==> flow/design.v <==
module pwmblink(
    input  logic clk,
    input  logic rst,
    output logic RGB_R,
    output logic RGB_B,
    output logic RGB_G
);
    parameter CLKMAX = 12000000;  
    logic [31:0] counter;
    logic [8:0] x;  
    logic [7:0] sharktooth;  
    logic [7:0] red;
    logic [7:0] green;
    logic [7:0] blue;
    always_ff @(posedge clk) begin
        if (rst) begin
            counter <= 0;
            x <= 0;
            sharktooth <= 0;
        end else begin
        if (counter >= CLKMAX/360) begin
            counter <= 0;
            if (x >= 359) begin
                x <= 0;
            end
            else begin
                x <= x + 1;
            end
            end
        else begin
            counter <= counter + 1;
        end
        sharktooth <= sharktooth + 1;
        end
    end
    always_comb begin
        if(x < 60) begin
            green = 255*x/60;
            blue = 0;
            red  = 255;
        end else if (x < 120) begin
            green = 255;
            blue = 0;
            red  = 255 - 255*(x-60)/60;
        end else if (x < 180) begin
            green = 255;
            blue = 255*(x-120)/60;
            red  = 0;
        end else if (x < 240) begin
            green = 255 - 255*(x-180)/60;
            blue = 255;
            red  = 0;
        end else if (x < 300) begin
            green = 0;
            blue = 255;
            red  = 255*(x-240)/60;
        end else begin
            green = 0;
            blue = 255 - 255*(x-300)/60;
            red  = 255;
        end
    end
    assign {RGB_R, RGB_G, RGB_B} = {sharktooth < red, sharktooth < green, sharktooth < blue};
endmodule
Reports on pwmblink --
The steps from the RTL of pwmblink to its reports follow in flow order. Lines are those of the file above, counted from 1. Cell names lack the library's common part. Not given: n/a
Set-up: design top pwmblink, clock input clk, library sky130hd, corner tt_025C_1v80

Word level --
Counts by Yosys on the flattened word-level netlist (proc, flatten, opt, wreduce; memories kept). Register bits leave out memories and registers merged into their read ports (data or address); mux counts leave out enables and synchronous resets folded into registers. Print and check cells are left out. Cells with the same type and inputs are merged into one.
Storage and ports: bits in registers 49, bits of input ports 2, output and inout bits 3, cells after elaboration 52
Cells by class: add/subtract/negate cells 11, multiply operators 6, divide/modulo/power cells 6, $lt $le $gt $ge 10, multiplexer cells 15, reduce/logical cells 1
Operators with widths (number):
- divider 32 x 6 -> 32 bit with constant B | 6
- multiplier 9 x 10 -> 19 bit with constant A | 5
- multiplier 8 x 9 -> 17 bit with constant A | 1
- two-way mux 8 bit | 14
- adder 32 x 1 -> 32 bit with constant B | 1
- >= comparator 32 x 16 -> 1 bit with constant B | 1
- subtractor 8 bit with constant A | 3
- < comparator 8 bit | 3
- subtractor 9 x 8 -> 10 bit with constant B | 2
- < comparator 9 x 8 -> 1 bit with constant B | 2
- subtractor 9 x 6 -> 10 bit with constant B | 1
- subtractor 9 x 7 -> 10 bit with constant B | 1
- subtractor 9 x 9 -> 10 bit with constant B | 1
- adder 9 x 1 -> 9 bit with constant B | 1
- < comparator 9 x 6 -> 1 bit with constant B | 1
- < comparator 9 x 7 -> 1 bit with constant B | 1
- >= comparator 9 bit with constant B | 1
- < comparator 9 bit with constant B | 1
- two-way mux 9 bit | 1
- adder 8 x 1 -> 8 bit with constant B | 1
- OR reduction 2 bit | 1

Longest topological paths --
Longest topological path by Yosys (ltp), each cell counted once; first at word level (registers and memories cut), then after technology mapping (sequential cells cut; the memories' decode and read muxes count).
Depth: word-level depth 10, ABC_AREA 0, gate-level depth with buffers 56, depth with buffers taken out 47

Synthesis result --
The flow's flattened synthesis, as Yosys stat reports it; memories are mapped. The netlist is that of the ABC_AREA named above (0 if unset); the other value can give another one.
Synthesis totals: cells in the netlist 2258, cell area after synthesis 18430.2 sq um, area of sequential cells 980.9 sq um, mapped flip-flops 49, buffer cells 66
Cells by type:
- fa_1 | number 226, total area 4.52E+03 sq um
- ha_1 | number 237, total area 2.97E+03 sq um
- inv_1 | number 428, total area 1.61E+03 sq um
- dfxtp_1 | number 49, total area 980.941 sq um
- xnor2_1 | number 92, total area 805.773 sq um
- a21oi_1 | number 144, total area 720.691 sq um
- nor2_1 | number 138, total area 517.997 sq um
- xor2_1 | number 54, total area 472.954 sq um
- nand2_1 | number 125, total area 469.2 sq um
- o21ai_0 | number 93, total area 465.446 sq um
- a211oi_1 | number 43, total area 322.81 sq um
- o211ai_1 | number 40, total area 300.288 sq um
- nand3_1 | number 55, total area 275.264 sq um
- a21o_1 | number 36, total area 270.259 sq um
- mux2i_1 | number 20, total area 200.192 sq um
- nor3_1 | number 34, total area 170.163 sq um
- clkbuf_1 | number 45, total area 168.912 sq um
- a31oi_1 | number 23, total area 143.888 sq um
Other cell types: 88; their cells: 376.

Worst setup path after synthesis --
OpenSTA on the mapped netlist: ideal clock, no wires. The path of least setup slack (recovery checks aside). Input and output delay are each 20% of the period. Register names are those of the netlist, which keeps one name where synthesis merged equal registers.
Path post-synthesis: path type register -> output, start register x[4], end output RGB_R, clock period 40.0 ns, output delay 8.000 ns, launch time at the first pin 0.000 ns, arrival 13.382 ns, data required time 32.000 ns, slack 18.618 ns, delay of the path 13.382 ns, driving pins on the path 52, path buffers 6, synthesis period reached 21.382 ns
"delay of the path" is the arrival time less input delay plus setup time. At an output port there is no setup time. "driving pins on the path": output pins that drive a net of the path, with the launching flip-flop's if there is one; two outputs of one cell count as two. "synthesis period reached" = period - worst setup slack (recovery checks aside). The figure is calculated, with input and output delays left at 20% of the set period. The rows between start and end are the longest chain of elaborated cells between them; the timing report does not say that the signal goes this way. Where chains are equally long, one stands for them. A line is the first line of the expression or statement that the cell stems from. Yosys adds cells for indexed reads and writes and turns some case tables into memories. A register here has more assigning lines than the two given.
Between the ends, post-synthesis: path through dfxtp_1 -> buf_1 -> inv_1 -> ha_1 -> and2_1 -> o211ai_4 -> clkbuf_1 -> and2_1 -> clkbuf_1 -> inv_1 -> fa_1 -> inv_1 -> fa_1 -> inv_1 -> fa_1 -> inv_1 -> fa_1 -> ha_1 -> [16 not listed] -> xnor2_1 -> a21boi_1 -> o2111a_1 -> buf_4 -> o211ai_1 -> a22o_1 -> a211oi_4 -> nor2b_1 -> a2bb2o_4 -> or3_1 -> buf_2 -> o221a_1 -> ha_1 -> a21o_1 -> a21oi_1 -> nand2_1 -> o31a_1 -> a21oi_1, cells in the longest elaborated chain 9, elaborated cells on any way between the ends 18, RTL lines with such cells 8, classes of those cells add/sub: 3; mul: 2; div: 2; compare: 6; mux: 5
RTL lines, path post-synthesis:
- start: declaration | line 10 | logic [8:0] x;
- start: assignment | line 18 | x <= 0;
- start: assignment | line 27 | x <= x + 1;
- subtractor 9 x 8 -> 10 bit | line 56 | red  = 255*(x-240)/60;
- multiplier 9 x 10 -> 19 bit | line 56
- divider 32 x 6 -> 32 bit | line 56
- two-way mux 8 bit | line 53 | end else if (x < 300) begin
- two-way mux 8 bit | line 49 | end else if (x < 240) begin
- two-way mux 8 bit | line 45 | end else if (x < 180) begin
- two-way mux 8 bit | line 41 | end else if (x < 120) begin
- two-way mux 8 bit | line 37 | if(x < 60) begin
- < comparator 8 bit | line 63 | assign {RGB_R, RGB_G, RGB_B} = {sharktooth < red, sharktooth < green, sharktooth < blue};
- end: declaration | line 4 | output logic RGB_R,

Path in the finished layout --
Path of least setup slack in the final report of stored run 1 (OpenROAD, finished layout, wires in). Where an end is a register, its clock arrival counts in the times.
Path post-layout: path type register -> output, start register x[3], end output RGB_R, clock period 36.2 ns, output delay 7.24 ns, launch time at the first pin 0.30 ns, arrival 16.15 ns, data required time 28.96 ns, slack 12.81 ns, driving pins on the path 44, path buffers 2
The rows between start and end are the longest chain of elaborated cells between them; the timing report does not say that the signal goes this way. Where chains are equally long, one stands for them. A register here has more assigning lines than the two given.
Between the ends, post-layout: path through dfxtp_1 -> buf_4 -> inv_1 -> ha_1 -> xnor2_1 -> xnor2_1 -> ha_1 -> ha_1 -> inv_1 -> fa_1 -> inv_1 -> ha_1 -> fa_1 -> a211oi_1 -> o21ai_0 -> a221oi_1 -> mux2i_1 -> a211oi_1 -> [8 not listed] -> mux2i_2 -> xnor2_1 -> a21boi_1 -> o2111a_1 -> o211ai_1 -> a22o_1 -> a211oi_4 -> nor2b_1 -> a2bb2o_4 -> or3_1 -> o221a_1 -> ha_1 -> a21o_1 -> a21oi_1 -> nand2_1 -> o31a_1 -> a21oi_1 -> clkdlybuf4s50_1, cells in the longest elaborated chain 9, elaborated cells on any way between the ends 18, RTL lines with such cells 8, classes of those cells add/sub: 3; mul: 2; div: 2; compare: 6; mux: 5
RTL lines, path post-layout:
- start: declaration | line 10 | logic [8:0] x;
- start: assignment | line 18 | x <= 0;
- start: assignment | line 27 | x <= x + 1;
- subtractor 9 x 8 -> 10 bit | line 56 | red  = 255*(x-240)/60;
- multiplier 9 x 10 -> 19 bit | line 56
- divider 32 x 6 -> 32 bit | line 56
- two-way mux 8 bit | line 53 | end else if (x < 300) begin
- two-way mux 8 bit | line 49 | end else if (x < 240) begin
- two-way mux 8 bit | line 45 | end else if (x < 180) begin
- two-way mux 8 bit | line 41 | end else if (x < 120) begin
- two-way mux 8 bit | line 37 | if(x < 60) begin
- < comparator 8 bit | line 63 | assign {RGB_R, RGB_G, RGB_B} = {sharktooth < red, sharktooth < green, sharktooth < blue};
- end: declaration | line 4 | output logic RGB_R,

==> runs of pwmblink <==
Measured data: module pwmblink, platform sky130hd, 4 stored runs of the flow under differing settings, order arbitrary. Input and output delays are each 20% of the period that was set; the output load is 0.01 pF.
"achieved clock period": clock period set for the run, less the worst setup slack. It is reckoned from that one timing run; input and output delays stay at 20% of the period that was set.
"worst setup path time" means the part of the period allowed to the worst setup path (the constraints hold back 20% at inputs and 20% at outputs) less its slack; where the path has registers, the arrival times of their clocks count too.
"power": no workload was simulated; the value follows from the tool's default switching activity.
[stored run 1] settings: CAP_MARGIN=25, CELL_PAD_IN_SITES_DETAIL_PLACEMENT=0, CELL_PAD_IN_SITES_GLOBAL_PLACEMENT=1, CORE_ASPECT_RATIO=1.01, CORE_MARGIN=9, CTS_CLUSTER_DIAMETER=376, CTS_CLUSTER_SIZE=55, GPL_TIMING_DRIVEN=1, MAX_ROUTING_LAYER=met4, MIN_ROUTING_LAYER=met1, PLACE_DENSITY_LB_ADDON=0.05, TNS_END_PERCENT=75, period_ns=36.2, CORE_UTILIZATION=40, SLEW_MARGIN=20
[stored run 1] result: chip area after synthesis (Yosys) 18430.2 sq um, die area 54126.0 sq um, standard-cell area of the final layout 19339.8 sq um, utilization 42.8%, worst setup slack after layout 12.811 ns, total negative slack 0.000 ns, worst hold slack 0.491 ns, power 0.6251 mW, achieved clock period 23.389 ns, worst setup path time 16.15 ns, worst setup path kind register -> output
[stored run 2] settings: CORE_UTILIZATION=68, period_ns=24.2, CAP_MARGIN=20, CORE_MARGIN=2, SLEW_MARGIN=20
[stored run 2] result: chip area after synthesis (Yosys) 18430.2 sq um, die area 28436.1 sq um, standard-cell area of the final layout 18965.7 sq um, utilization 70.8%, worst setup slack after layout 3.177 ns, total negative slack 0.000 ns, worst hold slack 0.483 ns, power 0.9460 mW, achieved clock period 21.023 ns, worst setup path time 16.18 ns, worst setup path kind register -> output
[stored run 3] settings: ABC_AREA=0, CELL_PAD_IN_SITES_DETAIL_PLACEMENT=2, CELL_PAD_IN_SITES_GLOBAL_PLACEMENT=1, CORE_ASPECT_RATIO=0.85, CORE_UTILIZATION=28, GPL_TIMING_DRIVEN=0, MAX_ROUTING_LAYER=met4, MIN_ROUTING_LAYER=met1, SETUP_SLACK_MARGIN=-1.02, SLEW_MARGIN=40, period_ns=21.0, CAP_MARGIN=20, CORE_MARGIN=2
[stored run 3] result: chip area after synthesis (Yosys) 18430.2 sq um, die area 67897.0 sq um, standard-cell area of the final layout 19896.6 sq um, utilization 30.6%, worst setup slack after layout -0.108 ns, total negative slack -0.108 ns, worst hold slack 0.516 ns, power 1.145 mW, achieved clock period 21.108 ns, worst setup path time 16.91 ns, worst setup path kind register -> output
[stored run 4] settings: ABC_AREA=1, CAP_MARGIN=25, CELL_PAD_IN_SITES_DETAIL_PLACEMENT=2, CELL_PAD_IN_SITES_GLOBAL_PLACEMENT=1, CORE_ASPECT_RATIO=0.85, CORE_UTILIZATION=28, CTS_CLUSTER_DIAMETER=87, GPL_ROUTABILITY_DRIVEN=0, GPL_TIMING_DRIVEN=0, MAX_ROUTING_LAYER=met4, MIN_ROUTING_LAYER=met2, SLEW_MARGIN=40, period_ns=21.5, CORE_MARGIN=2
[stored run 4] result: chip area after synthesis (Yosys) 18412.7 sq um, die area 67833.3 sq um, standard-cell area of the final layout 19847.8 sq um, utilization 30.5%, worst setup slack after layout 1.910 ns, total negative slack 0.000 ns, worst hold slack 0.471 ns, power 1.080 mW, achieved clock period 19.590 ns, worst setup path time 15.29 ns, worst setup path kind register -> output
